==> flow/design.v <==
`timescale 1ns / 1ps
module clk_div(
   input wire sys_clk,
   input wire sys_clk_rst,
   output wire gen_clk, 
   output wire ps_clk, 
   output wire fsk_clk, 
   output wire gen_en,
   output wire ps_en,
   output wire fsk_en
);
   parameter fsk_div=5;
   parameter ps_div=fsk_div*16;
   parameter gen_div=ps_div*16;
   reg [$clog2(fsk_div)-1:0] fsk_cnt;
   reg [$clog2(ps_div)-1:0] ps_cnt;
   reg [$clog2(gen_div)-1:0] gen_cnt;
   reg gen_clk_reg;
   reg ps_clk_reg;
   reg fsk_clk_reg;
   assign gen_clk=gen_clk_reg;
   assign ps_clk=ps_clk_reg;
   assign fsk_clk=fsk_clk_reg;
   assign gen_en=~(gen_cnt<gen_div-1) & ~gen_clk_reg;
   assign ps_en=~(ps_cnt<ps_div-1) & ~ps_clk_reg;
   assign fsk_en=~(fsk_cnt<fsk_div-1) & ~fsk_clk_reg;
   always@(posedge sys_clk or posedge sys_clk_rst) begin
     if(sys_clk_rst) begin
       gen_cnt<=32'd0;
       ps_cnt<=32'd0;
       fsk_cnt<=32'd0;
       gen_clk_reg<=1'b0;
       ps_clk_reg<=1'b0;
       fsk_clk_reg<=1'b0;
     end
     else begin
       if(gen_cnt<gen_div-1) begin
         gen_cnt<=gen_cnt+32'd1;
         gen_clk_reg<=gen_clk_reg;
       end
       else begin
         gen_cnt<=32'd0;
         gen_clk_reg<=~gen_clk_reg;
       end
       if(ps_cnt<ps_div-1) begin
         ps_cnt<=ps_cnt+32'd1;
         ps_clk_reg<=ps_clk_reg;
       end
       else begin
         ps_cnt<=32'd0;
         ps_clk_reg<=~ps_clk_reg;
       end
       if(fsk_cnt<fsk_div-1) begin
         fsk_cnt<=fsk_cnt+32'd1;
         fsk_clk_reg<=fsk_clk_reg;
       end
       else begin
         fsk_cnt<=32'd0;
         fsk_clk_reg<=~fsk_clk_reg;
       end
     end
   end
endmodule
`timescale 1ns / 1ps
module sig_gen(
  input wire clk,
  input wire rst,
  input wire en,
  output wire [7:0] data_out
);
  reg [7:0] data_out_reg;
  assign data_out=data_out_reg;
  always@(posedge clk or posedge rst) begin
   if(rst) begin
    data_out_reg<=8'd0;
   end
   else if(en) begin
    data_out_reg<=data_out_reg+8'd1;
   end
  end
endmodule
`timescale 1ns / 1ps
module hamming_encode(
    input wire [7:0] bitstream,
    input wire clk,
    input wire rst,
    input wire en,
    output wire [15:0] hammingcode
);    
    reg [2:0] check1;
    reg [2:0] check2;
    reg [15:0] hammingcode_reg;
    assign hammingcode=hammingcode_reg;
always @(*) begin
    check1[2] <= bitstream[7] ^ bitstream[6] ^ bitstream[5];
    check1[1] <= bitstream[7] ^ bitstream[6] ^ bitstream[4];
    check1[0] <= bitstream[7] ^ bitstream[5] ^ bitstream[4];
    check2[2] <= bitstream[3] ^ bitstream[2] ^ bitstream[1];
    check2[1] <= bitstream[3] ^ bitstream[2] ^ bitstream[0];
    check2[0] <= bitstream[3] ^ bitstream[1] ^ bitstream[0];
end
always @(posedge clk or posedge rst) begin
    if (rst) begin
        hammingcode_reg <= 16'd0;
    end
    else if (en) hammingcode_reg <= {2'b11,bitstream[7:4], check1[2:0], bitstream[3:0], check2[2:0]};
end
endmodule
`timescale 1ns / 1ps
module P2S(
   input wire clk, 
   input wire rst,
   input wire en,
   input wire [15:0] din,
   output reg dout,
   output reg sig_valid
    );
    reg [3:0] cnt;
    always@(posedge clk or posedge rst) begin
      if(rst) begin
        cnt <= 4'd0;
        dout <= 1'b0;
        sig_valid <= 1'b0;
      end
      else if(en) begin
      if(din[15:14]==2'b11) begin
        dout <= din[15-cnt];
        sig_valid<=1'b1;
        if(cnt<=14) cnt <= cnt + 4'd1;
        else cnt <= 4'd0;
       end 
       else sig_valid<=1'b0;
      end
    end
endmodule
`timescale 1ns / 1ps
module fsk_modulate (
    input wire clk,
    input wire rst,
    input wire en,
    input wire bit_in,
    input wire sig_valid,
    output wire wave_out
);
    reg [3:0] cnt;
    reg wave_h, wave_l;
    always @(posedge clk or posedge rst) begin
		if (rst) begin
			cnt <= 4'b0000;
			wave_h <= 0;
			wave_l <= 0;
		end
		else if (en) begin
		 if(sig_valid) begin
			if(cnt == 4'b0111) begin
				wave_h <= ~wave_h;
				wave_l <= ~wave_l;
				cnt <= 4'b0000;
			end
			else if(~(cnt%4)) begin
				wave_h <= ~wave_h;
			end
			cnt <= cnt + 1;
		 end
		 else cnt<=4'b0;
		end
    end
    assign wave_out = bit_in?wave_h:wave_l;
endmodule
`timescale 1ns / 1ps
module fsk_demodulate(
   input wire clk,
   input wire rst,
   input wire en,
   input wire in,
   output reg out
 );
    reg [4:0] zeronum;
    reg [4:0] clknum;
    reg last,outreg;
    always@(posedge clk or posedge rst)
    begin
		if (rst) begin
			last<=0;
			zeronum<=0;
			clknum<=5'b0;
			outreg<=0;
			out<=0;
		end
		else if (en) begin
			clknum<=clknum+1;
			if(in!=last)
			begin
				zeronum<=zeronum+1;
			end
			if(clknum == 3) 
			begin
				if(zeronum > 1)
				begin
					outreg<=1;
				end
				else
				begin
					outreg<=0;
				end
			end 
			if(clknum == 15)
			begin
				clknum<=0;
				zeronum<=0;
				out<=outreg;
			end
			last<=in;
		end
    end
endmodule
`timescale 1ns / 1ps
module S2P(
  input wire clk, 
  input wire rst,
  input wire en,
  input wire din,
  output reg [13:0] hammingcode
    );
    reg [1:0] current;
    reg [1:0] next;
    parameter IDLE = 2'b00;
    parameter START = 2'b01;
    parameter RECEIVE = 2'b11;
    reg [13:0] temp_reg;
    reg current_bit;
    reg [15:0] cnt;
    reg flag; 
    always@(posedge clk or posedge rst) begin
      if(rst) begin
       current <= IDLE;
      end
      else if(en) begin
       current <= next;
      end
    end
    always@(*) begin
     case(current)
      IDLE:
        if(current_bit) next<=START;
        else next<=IDLE;
      START:
        if(current_bit) next<=RECEIVE;
        else next<=IDLE; 
      RECEIVE:begin
        if(cnt<13) begin
         next <= RECEIVE; 
        end
        else begin
         next <= IDLE;
        end
      end
      default:next <= IDLE;
     endcase
    end
    always@(posedge clk or posedge rst) begin
     if(rst) begin
      current_bit <= 1'b0;
      temp_reg <= 14'b0;
      cnt <= 16'd0;
      flag <= 1'b0;
      hammingcode <= 14'b0;
     end
     else if(en) begin
      current_bit<=din;
      case(current)
        IDLE:begin
         flag<=1'b0;
         temp_reg<=14'b0;
        end
        START:begin
         flag<=1'b0;
         temp_reg<=14'b0;
        end
        RECEIVE:begin
         temp_reg[13-cnt]<=current_bit;
         cnt<=cnt+16'd1;
         flag<=1'b0;
         if(cnt==13) begin
          flag<=1'b1;
          cnt<=16'd0;
         end
        end
        default:begin
         flag<=1'b0;
         temp_reg<=14'b0;
        end
      endcase
      if(flag) begin
       hammingcode <= temp_reg;
      end
     end
    end
endmodule
`timescale 1ns / 1ps
module hamming_decode(
    input [13:0] code,
    input clk,
    input rst,
    input en,
    output reg [7:0] bitstream
    );
    reg [2:0] check1;
    reg [2:0] check2;
always @(*) begin
    check1[2] <= code[13] ^ code[12] ^ code[11] ^ code[9];
    check1[1] <= code[13] ^ code[12] ^ code[10] ^ code[8];
    check1[0] <= code[13] ^ code[11] ^ code[10] ^ code[7];
    check2[2] <= code[6] ^ code[5] ^ code[4] ^ code[2];
    check2[1] <= code[6] ^ code[5] ^ code[3] ^ code[1];
    check2[0] <= code[6] ^ code[4] ^ code[3] ^ code[0];
end
always @(posedge clk or posedge rst) begin
     if (rst) begin
       bitstream <= 4'd0;
     end
     else if (en) begin
        case(check1)
            3'b111: bitstream[7:4] <= {~code[13], code[12:10]};
            3'b110: bitstream[7:4] <= {code[13], ~code[12], code[11:10]};
            3'b101: bitstream[7:4] <= {code[13:12], ~code[11], code[10]};
            3'b011: bitstream[7:4] <= {code[13:11], ~code[10]};
            default: bitstream[7:4] <= code[13:10];
        endcase
        case(check2)
            3'b111: bitstream[3:0] <= {~code[6], code[5:3]};
            3'b110: bitstream[3:0] <= {code[6], ~code[5], code[4:3]};
            3'b101: bitstream[3:0] <= {code[6:5], ~code[4], code[3]};
            3'b011: bitstream[3:0] <= {code[6:4], ~code[3]};
            default: bitstream[3:0] <= code[6:3];
        endcase
     end
end
endmodule
`timescale 1ns / 1ps
module Tx_top(
  input wire sys_clk,
  input wire sys_clk_rst,
  input wire rst,
  output wire [7:0] data_out, 
  output wire [15:0] hammingcode,
  output wire fsk_out 
);
  wire gen_clk;
  wire ps_clk;
  wire fsk_clk;
  wire gen_en;
  wire ps_en;
  wire fsk_en;
  clk_div my_clk_div(
   .sys_clk(sys_clk),
   .sys_clk_rst(sys_clk_rst),
   .gen_clk(gen_clk),
   .ps_clk(ps_clk),
   .fsk_clk(fsk_clk),
   .gen_en(gen_en),
   .ps_en(ps_en),
   .fsk_en(fsk_en)
  );
  sig_gen my_sig_gen(
    .clk(sys_clk),
    .en(gen_en),
    .rst(rst),
    .data_out(data_out)
  );
  hamming_encode my_hamming_encode(
    .bitstream(data_out),
    .clk(sys_clk),
    .en(gen_en),
    .rst(rst),
    .hammingcode(hammingcode)
  );
  wire dout;
  wire sig_valid;
  P2S my_P2S(
    .clk(sys_clk),
    .en(ps_en),
    .rst(rst),
    .din(hammingcode),
    .dout(dout),
    .sig_valid(sig_valid)
  );
  fsk_modulate my_fsk_modulate(
    .clk(sys_clk),
    .en(fsk_en),
    .rst(rst),
    .bit_in(dout),
    .sig_valid(sig_valid),
    .wave_out(fsk_out)
  );
endmodule
`timescale 1ns / 1ps
module Rx_top(
  input wire sys_clk,
  input wire sys_clk_rst,
  input wire rst,
  input wire bit_in, 
  output wire [13:0] hammingcode,
  output wire [7:0] sig_out
);
  wire gen_clk;
  wire ps_clk;
  wire fsk_clk;
  wire gen_en;
  wire ps_en;
  wire fsk_en;
  clk_div my_clk_div(
   .sys_clk(sys_clk),
   .sys_clk_rst(sys_clk_rst),
   .gen_clk(gen_clk),
   .ps_clk(ps_clk),
   .fsk_clk(fsk_clk),
   .gen_en(gen_en),
   .ps_en(ps_en),
   .fsk_en(fsk_en)
  );
  wire de_fsk_out;
  fsk_demodulate my_fsk_demodulate(
    .clk(sys_clk),
    .en(fsk_en),
    .rst(rst),
    .in(bit_in),
    .out(de_fsk_out)
  );
  S2P my_S2P(
    .clk(sys_clk),
    .en(ps_en),
    .rst(rst),
    .din(de_fsk_out),
    .hammingcode(hammingcode)
  );
  hamming_decode my_hamming_decode(
    .code(hammingcode),
    .clk(sys_clk),
    .en(gen_en),
    .rst(rst),
    .bitstream(sig_out)
  );
endmodule
`timescale 1ns / 1ps
module comm_top(
  input wire sys_clk,
  input wire sys_clk_rst,
  input wire rst,
  input wire bit_in, 
  output wire bit_out, 
  output wire [7:0] data_trans, 
  output wire [7:0] data_recev 
);
  wire [15:0] en_hamming_code; 
  wire [13:0] de_hamming_code; 
Tx_top my_Tx_top(
  .sys_clk(sys_clk),
  .sys_clk_rst(sys_clk_rst),
  .rst(rst),
  .data_out(data_trans), 
  .hammingcode(en_hamming_code),
  .fsk_out(bit_out) 
);
Rx_top my_Rx_top(
  .sys_clk(sys_clk),
  .sys_clk_rst(sys_clk_rst),
  .rst(rst),
  .bit_in(bit_in), 
  .hammingcode(de_hamming_code),
  .sig_out(data_recev) 
);
endmodule
Reports on comm_top
The steps from the RTL of comm_top to its reports follow in flow order.
Line numbers count from 1 in the design file above.
Cell names lack the library's common part.
{"block": "inputs", "top_module": "comm_top", "clock_port": "sys_clk", "library": "sky130hd", "pvt_corner": "tt_025C_1v80"}

Elaborated design
Counts by Yosys on the flattened word-level netlist (proc, flatten, opt, wreduce; memories kept). Register bits leave out memories and registers merged into their read ports (data or address). Print and check cells are left out. Cells with the same type and inputs are merged into one.
{"block": "op_classes", "add_sub_neg": 15, "compare": 9, "n_eq": 16, "n_shift": 3, "muxes": 26, "bitwise": 58, "reduce_and_logical": 12}
{"block": "ops", "cell": "1-bit by 33-bit variable shift with 14-bit output", "count": 1}
{"block": "ops", "cell": "1-bit by 33-bit variable shift with 14-bit output (first input constant)", "count": 1}
{"block": "ops", "cell": "32-bit negator with 33-bit output", "count": 1}
{"block": "ops", "cell": "2-bit NOT with 32-bit output", "count": 1}
{"block": "ops", "cell": "32-bit nonzero test", "count": 1}
{"block": "ops", "cell": "4-bit parallel mux with 4-bit select", "count": 2}
{"block": "ops", "cell": "1-bit bitwise XOR", "count": 26}
{"block": "ops", "cell": "1-bit NOT", "count": 22}
{"block": "ops", "cell": "11-bit by 1-bit adder with 11-bit output (second input constant)", "count": 2}
{"block": "ops", "cell": "11-bit less-than comparator (second input constant)", "count": 2}
{"block": "ops", "cell": "11-bit two-way mux", "count": 2}
{"block": "ops", "cell": "3-bit == test (second input constant)", "count": 6}
{"block": "ops", "cell": "4-bit by 16-bit subtractor with 17-bit output (first input constant)", "count": 1}
{"block": "ops", "cell": "16-bit by 1-bit adder with 16-bit output (second input constant)", "count": 1}
{"block": "ops", "cell": "16-bit by 4-bit less-than comparator with 1-bit output (second input constant)", "count": 1}
{"block": "ops", "cell": "16-bit by 4-bit == test with 1-bit output (second input constant)", "count": 1}
{"block": "ops", "cell": "16-bit by 5-bit variable part select with 1-bit output", "count": 1}
{"block": "ops", "cell": "16-bit two-way mux", "count": 1}
{"block": "ops", "cell": "5-bit two-way mux", "count": 3}
{"block": "ops", "cell": "14-bit AND", "count": 1}
{"block": "ops", "cell": "14-bit bitwise OR", "count": 1}
{"block": "ops", "cell": "14-bit NOT", "count": 1}
{"block": "ops", "cell": "7-bit by 1-bit adder with 7-bit output (second input constant)", "count": 2}
{"block": "ops", "cell": "7-bit less-than comparator (second input constant)", "count": 2}
{"block": "ops", "cell": "14-bit two-way mux", "count": 1}
{"block": "ops", "cell": "7-bit two-way mux", "count": 2}
{"block": "ops", "cell": "2-bit AND reduction", "count": 6}
{"block": "ops", "cell": "5-bit by 1-bit adder with 5-bit output (second input constant)", "count": 2}
Other operator kinds: 23; their cells: 45.
{"block": "word_totals", "register_bits": 152, "output_inout_bits": 17, "elab_cells": 172}

Longest topological paths
Yosys ltp: most cells in a row. Word level: on the elaborated netlist, between registers, memories and ports. Mapped: between sequential cells and ports; inverters and the memories' decode and read muxes count.
{"block": "logic_depth", "ltp_word": 7, "abc_area": 1, "mapped_depth": 25, "mapped_depth_nobuf": 25}

Synthesis result
The flow's flattened synthesis, as Yosys stat reports it; memories are mapped. The netlist is that of the ABC_AREA named above (0 if unset); the other value can give another one.
{"block": "synth_totals", "mapped_cells": 1026, "mapped_area_um2": 8328.0, "seq_area_um2": 3829.9, "ffs": 153, "buffers": 18}
{"block": "by_type", "cell": "dfrtp_1", "count": 152, "area_total_um2": 3.8E+03}
{"block": "by_type", "cell": "nand2_1", "count": 238, "area_total_um2": 893.357}
{"block": "by_type", "cell": "inv_1", "count": 120, "area_total_um2": 450.432}
{"block": "by_type", "cell": "nor2_1", "count": 93, "area_total_um2": 349.085}
{"block": "by_type", "cell": "o21ai_0", "count": 69, "area_total_um2": 345.331}
{"block": "by_type", "cell": "xor2_1", "count": 36, "area_total_um2": 315.302}
{"block": "by_type", "cell": "nand3_1", "count": 61, "area_total_um2": 305.293}
{"block": "by_type", "cell": "ha_1", "count": 19, "area_total_um2": 237.728}
{"block": "by_type", "cell": "a21oi_1", "count": 43, "area_total_um2": 215.206}
{"block": "by_type", "cell": "xnor2_1", "count": 19, "area_total_um2": 166.41}
{"block": "by_type", "cell": "nor3_1", "count": 26, "area_total_um2": 130.125}
{"block": "by_type", "cell": "nand4_1", "count": 17, "area_total_um2": 106.352}
{"block": "by_type", "cell": "nor2_4", "count": 9, "area_total_um2": 101.347}
{"block": "by_type", "cell": "nand2_2", "count": 15, "area_total_um2": 93.84}
{"block": "by_type", "cell": "mux2_2", "count": 7, "area_total_um2": 78.826}
{"block": "by_type", "cell": "nor2_2", "count": 12, "area_total_um2": 75.072}
{"block": "by_type", "cell": "nand2_4", "count": 5, "area_total_um2": 56.304}
{"block": "by_type", "cell": "nand3_2", "count": 5, "area_total_um2": 50.048}
Other cell types: 29; their cells: 80.

Timing after synthesis
Path of least setup slack by OpenSTA after synthesis, without wires, with an ideal clock, recovery checks aside; 20% of the period is set as input and as output delay. Where synthesis merged equal registers, the netlist keeps one of their names.
{"block": "synth_path", "kind": "register to register", "from": "reg my_Rx_top.my_S2P.cnt[1]", "to": "reg my_Rx_top.my_S2P.temp_reg[9]", "period_ns": 10.0, "launch_ns": 0.000, "arrival_time_ns": 2.883, "required_time_ns": 9.883, "path_slack_ns": 7.001, "delay_ns": 3.000, "driving_pins": 25, "period_less_setup_slack_ns": 2.999}
"delay_ns" = arrival - input delay + setup time.
"driving_pins" counts driving pins, that of a launching flip-flop among them; a cell with two outputs on the path counts twice.
"period_less_setup_slack_ns" = period - worst setup slack (recovery checks aside). The figure is calculated, with input and output delays left at 20% of the set period.
The rows between start and end are the longest chain of elaborated cells between them; the timing report does not say that the signal goes this way. Where chains are equally long, one stands for them.
Each line given opens the expression or statement behind the cell; cells for indexed reads and writes are added by Yosys, which also makes memories of some case tables.
At most two assigning lines are given for a register; there are more.
Where a signal picks the word or bit written, the line may be left out of the assigning lines.
{"block": "synth_between", "cell_sequence": "dfrtp_1 -> inv_1 -> ha_1 -> inv_1 -> nand2_1 -> nor2_2 -> nand2_2 -> nor2_4 -> nand2_4 -> nor2_4 -> nand3_1 -> nor3_1 -> ha_1 -> nor2_1 -> nand2_1 -> nor2_1 -> nand3_1 -> nand2_2 -> nand4_4 -> nor2_4 -> nand3_1 -> nand2_1 -> nand2_1 -> nand2_1 -> nand2_1", "elab_chain_cells": 7}
{"block": "synth_rtl", "element": "from (decl)", "line": 232, "source": "reg [15:0] cnt;"}
{"block": "synth_rtl", "element": "from (assign)", "line": 265, "source": "cnt <= 16'd0;"}
{"block": "synth_rtl", "element": "from (assign)", "line": 282, "source": "cnt<=cnt+16'd1;"}
{"block": "synth_rtl", "element": "4-bit by 16-bit subtractor with 17-bit output", "line": 281, "source": "temp_reg[13-cnt]<=current_bit;"}
{"block": "synth_rtl", "element": "32-bit negator with 33-bit output", "line": 281}
{"block": "synth_rtl", "element": "1-bit by 33-bit variable shift with 14-bit output", "line": 281}
{"block": "synth_rtl", "element": "14-bit NOT", "line": 281}
{"block": "synth_rtl", "element": "14-bit AND", "line": 281}
{"block": "synth_rtl", "element": "14-bit bitwise OR", "line": 281}
{"block": "synth_rtl", "element": "14-bit two-way mux", "line": 271, "source": "case(current)"}
{"block": "synth_rtl", "element": "to (assign)", "line": 264, "source": "temp_reg <= 14'b0;"}
{"block": "synth_rtl", "element": "to (assign)", "line": 274, "source": "temp_reg<=14'b0;"}
{"block": "synth_rtl", "element": "to (decl)", "line": 230, "source": "reg [13:0] temp_reg;"}

Timing after layout
Path of least setup slack in the final report of job 1 (OpenROAD, finished layout, wires in). Where an end is a register, its clock arrival counts in the times.
{"block": "layout_path", "kind": "register to register", "from": "reg my_Rx_top.my_S2P.cnt[1]", "to": "reg my_Rx_top.my_S2P.temp_reg[9]", "period_ns": 3.75, "launch_ns": 0.41, "arrival_time_ns": 3.62, "required_time_ns": 4.05, "path_slack_ns": 0.43, "driving_pins": 25}
The rows between start and end are the longest chain of elaborated cells between them; the timing report does not say that the signal goes this way. Where chains are equally long, one stands for them.
At most two assigning lines are given for a register; there are more.
Where a signal picks the word or bit written, the line may be left out of the assigning lines.
{"block": "layout_between", "cell_sequence": "dfrtp_2 -> inv_1 -> ha_1 -> inv_1 -> nand2_1 -> nor2_2 -> nand2_2 -> nor2_4 -> nand2_4 -> nor2_4 -> nand3_1 -> nor3_2 -> ha_1 -> nor2_1 -> nand2_1 -> nor2_1 -> nand3_1 -> nand2_2 -> nand4_4 -> nor2_4 -> nand3_1 -> nand2_1 -> nand2_1 -> nand2_1 -> nand2_1", "elab_chain_cells": 7}
{"block": "layout_rtl", "element": "from (decl)", "line": 232, "source": "reg [15:0] cnt;"}
{"block": "layout_rtl", "element": "from (assign)", "line": 265, "source": "cnt <= 16'd0;"}
{"block": "layout_rtl", "element": "from (assign)", "line": 282, "source": "cnt<=cnt+16'd1;"}
{"block": "layout_rtl", "element": "4-bit by 16-bit subtractor with 17-bit output", "line": 281, "source": "temp_reg[13-cnt]<=current_bit;"}
{"block": "layout_rtl", "element": "32-bit negator with 33-bit output", "line": 281}
{"block": "layout_rtl", "element": "1-bit by 33-bit variable shift with 14-bit output", "line": 281}
{"block": "layout_rtl", "element": "14-bit NOT", "line": 281}
{"block": "layout_rtl", "element": "14-bit AND", "line": 281}
{"block": "layout_rtl", "element": "14-bit bitwise OR", "line": 281}
{"block": "layout_rtl", "element": "14-bit two-way mux", "line": 271, "source": "case(current)"}
{"block": "layout_rtl", "element": "to (assign)", "line": 264, "source": "temp_reg <= 14'b0;"}
{"block": "layout_rtl", "element": "to (assign)", "line": 274, "source": "temp_reg<=14'b0;"}
{"block": "layout_rtl", "element": "to (decl)", "line": 230, "source": "reg [13:0] temp_reg;"}

Data sheet: physical implementation of comm_top

Flow measurements of comm_top on sky130hd: 6 stored runs with different settings, listed in no order. Input and output delays are each 20% of the period that was set; the output load is 0.01 pF.
"achieved_clock_period_ns": clock period set for the run, less the worst setup slack. It is reckoned from that one timing run; input and output delays stay at 20% of the period that was set.
"worstPathTime_ns" = time allowed to the worst setup path (clock period - input delay - output delay, where it has them) - its slack; a late launch clock adds to it, a late capture clock takes from it.
"design_power_uw": no workload was simulated; the value follows from the tool's default switching activity.

{"run": "job 1", "settings": { "ABC_AREA": 1, "CAP_MARGIN": 0, "CELL_PAD_IN_SITES_GLOBAL_PLACEMENT": 0, "CORE_UTILIZATION": 43, "GPL_TIMING_DRIVEN": 0, "HOLD_SLACK_MARGIN": 0.11, "MIN_ROUTING_LAYER": "met1", "SLEW_MARGIN": 0, "period_ns": 3.75, "CORE_MARGIN": 2 }, "results": { "finish.utilization_frac": 0.506, "achieved_clock_period_ns": 3.317, "finalCellArea_um2": 9529.1, "design_power_uw": 3485, "tns_ns": 0.000, "die_area_um2": 20496.2, "worstPathTime_ns": 3.32, "critical_path_kind": "register to register", "synth_area_um2": 8328.0, "hold_worst_slack_ns": 0.433, "setup_ws_ns": 0.433 }}
{"run": "job 2", "settings": { "CORE_UTILIZATION": 40, "SETUP_SLACK_MARGIN": -0.38, "period_ns": 4.2, "CAP_MARGIN": 20, "CORE_MARGIN": 2, "SLEW_MARGIN": 20 }, "results": { "design_power_uw": 3053, "synth_area_um2": 8021.4, "setup_ws_ns": 0.371, "die_area_um2": 21202.3, "achieved_clock_period_ns": 3.829, "tns_ns": 0.000, "finalCellArea_um2": 9054.9, "hold_worst_slack_ns": 0.432, "finish.utilization_frac": 0.462, "worstPathTime_ns": 3.83, "critical_path_kind": "register to register" }}
{"run": "job 3", "settings": { "ABC_AREA": 1, "CELL_PAD_IN_SITES_GLOBAL_PLACEMENT": 3, "CORE_UTILIZATION": 19, "CTS_CLUSTER_DIAMETER": 144, "GPL_ROUTABILITY_DRIVEN": 1, "GPL_TIMING_DRIVEN": 1, "PLACE_DENSITY_LB_ADDON": 0.12, "SETUP_SLACK_MARGIN": -0.01, "SLEW_MARGIN": 40, "TNS_END_PERCENT": 85, "period_ns": 6.48, "CAP_MARGIN": 20, "CORE_MARGIN": 2 }, "results": { "finalCellArea_um2": 9869.5, "worstPathTime_ns": 3.38, "critical_path_kind": "register to register", "tns_ns": 0.000, "die_area_um2": 45522.5, "setup_ws_ns": 3.101, "hold_worst_slack_ns": 0.428, "synth_area_um2": 8328.0, "achieved_clock_period_ns": 3.379, "finish.utilization_frac": 0.229, "design_power_uw": 2108 }}
{"run": "job 4", "settings": { "ABC_AREA": 1, "CAP_MARGIN": 0, "CELL_PAD_IN_SITES_GLOBAL_PLACEMENT": 0, "CORE_UTILIZATION": 44, "GPL_TIMING_DRIVEN": 0, "MIN_ROUTING_LAYER": "met1", "SLEW_MARGIN": 0, "period_ns": 3.75, "CORE_MARGIN": 2 }, "results": { "die_area_um2": 20043.5, "setup_ws_ns": 0.416, "design_power_uw": 3764, "tns_ns": 0.000, "achieved_clock_period_ns": 3.334, "hold_worst_slack_ns": 0.430, "synth_area_um2": 8328.0, "finalCellArea_um2": 9595.5, "finish.utilization_frac": 0.515, "worstPathTime_ns": 3.33, "critical_path_kind": "register to register" }}
{"run": "job 5", "settings": { "CELL_PAD_IN_SITES_GLOBAL_PLACEMENT": 1, "CORE_MARGIN": 4, "CORE_UTILIZATION": 22, "CTS_CLUSTER_SIZE": 19, "GPL_ROUTABILITY_DRIVEN": 1, "PLACE_DENSITY_LB_ADDON": 0.13, "SETUP_SLACK_MARGIN": 0.29, "SLEW_MARGIN": 0, "TNS_END_PERCENT": 100, "period_ns": 4.85, "CAP_MARGIN": 20 }, "results": { "design_power_uw": 2760, "die_area_um2": 39579.1, "hold_worst_slack_ns": 0.425, "finish.utilization_frac": 0.261, "achieved_clock_period_ns": 4.107, "synth_area_um2": 8021.4, "worstPathTime_ns": 4.11, "critical_path_kind": "register to register", "tns_ns": 0.000, "setup_ws_ns": 0.743, "finalCellArea_um2": 9334.0 }}
{"run": "job 6", "settings": { "ABC_AREA": 1, "CELL_PAD_IN_SITES_GLOBAL_PLACEMENT": 2, "CORE_MARGIN": 8, "CORE_UTILIZATION": 37, "CTS_CLUSTER_SIZE": 84, "GPL_ROUTABILITY_DRIVEN": 1, "GPL_TIMING_DRIVEN": 0, "MIN_ROUTING_LAYER": "met2", "PLACE_DENSITY_LB_ADDON": 0.05, "SETUP_SLACK_MARGIN": 0.96, "TNS_END_PERCENT": 45, "period_ns": 4.13, "CAP_MARGIN": 20, "SLEW_MARGIN": 20 }, "results": { "hold_worst_slack_ns": 0.437, "achieved_clock_period_ns": 3.128, "synth_area_um2": 8328.0, "setup_ws_ns": 1.002, "finalCellArea_um2": 9885.7, "finish.utilization_frac": 0.442, "worstPathTime_ns": 3.13, "critical_path_kind": "register to register", "die_area_um2": 27564.3, "design_power_uw": 3196, "tns_ns": 0.000 }}
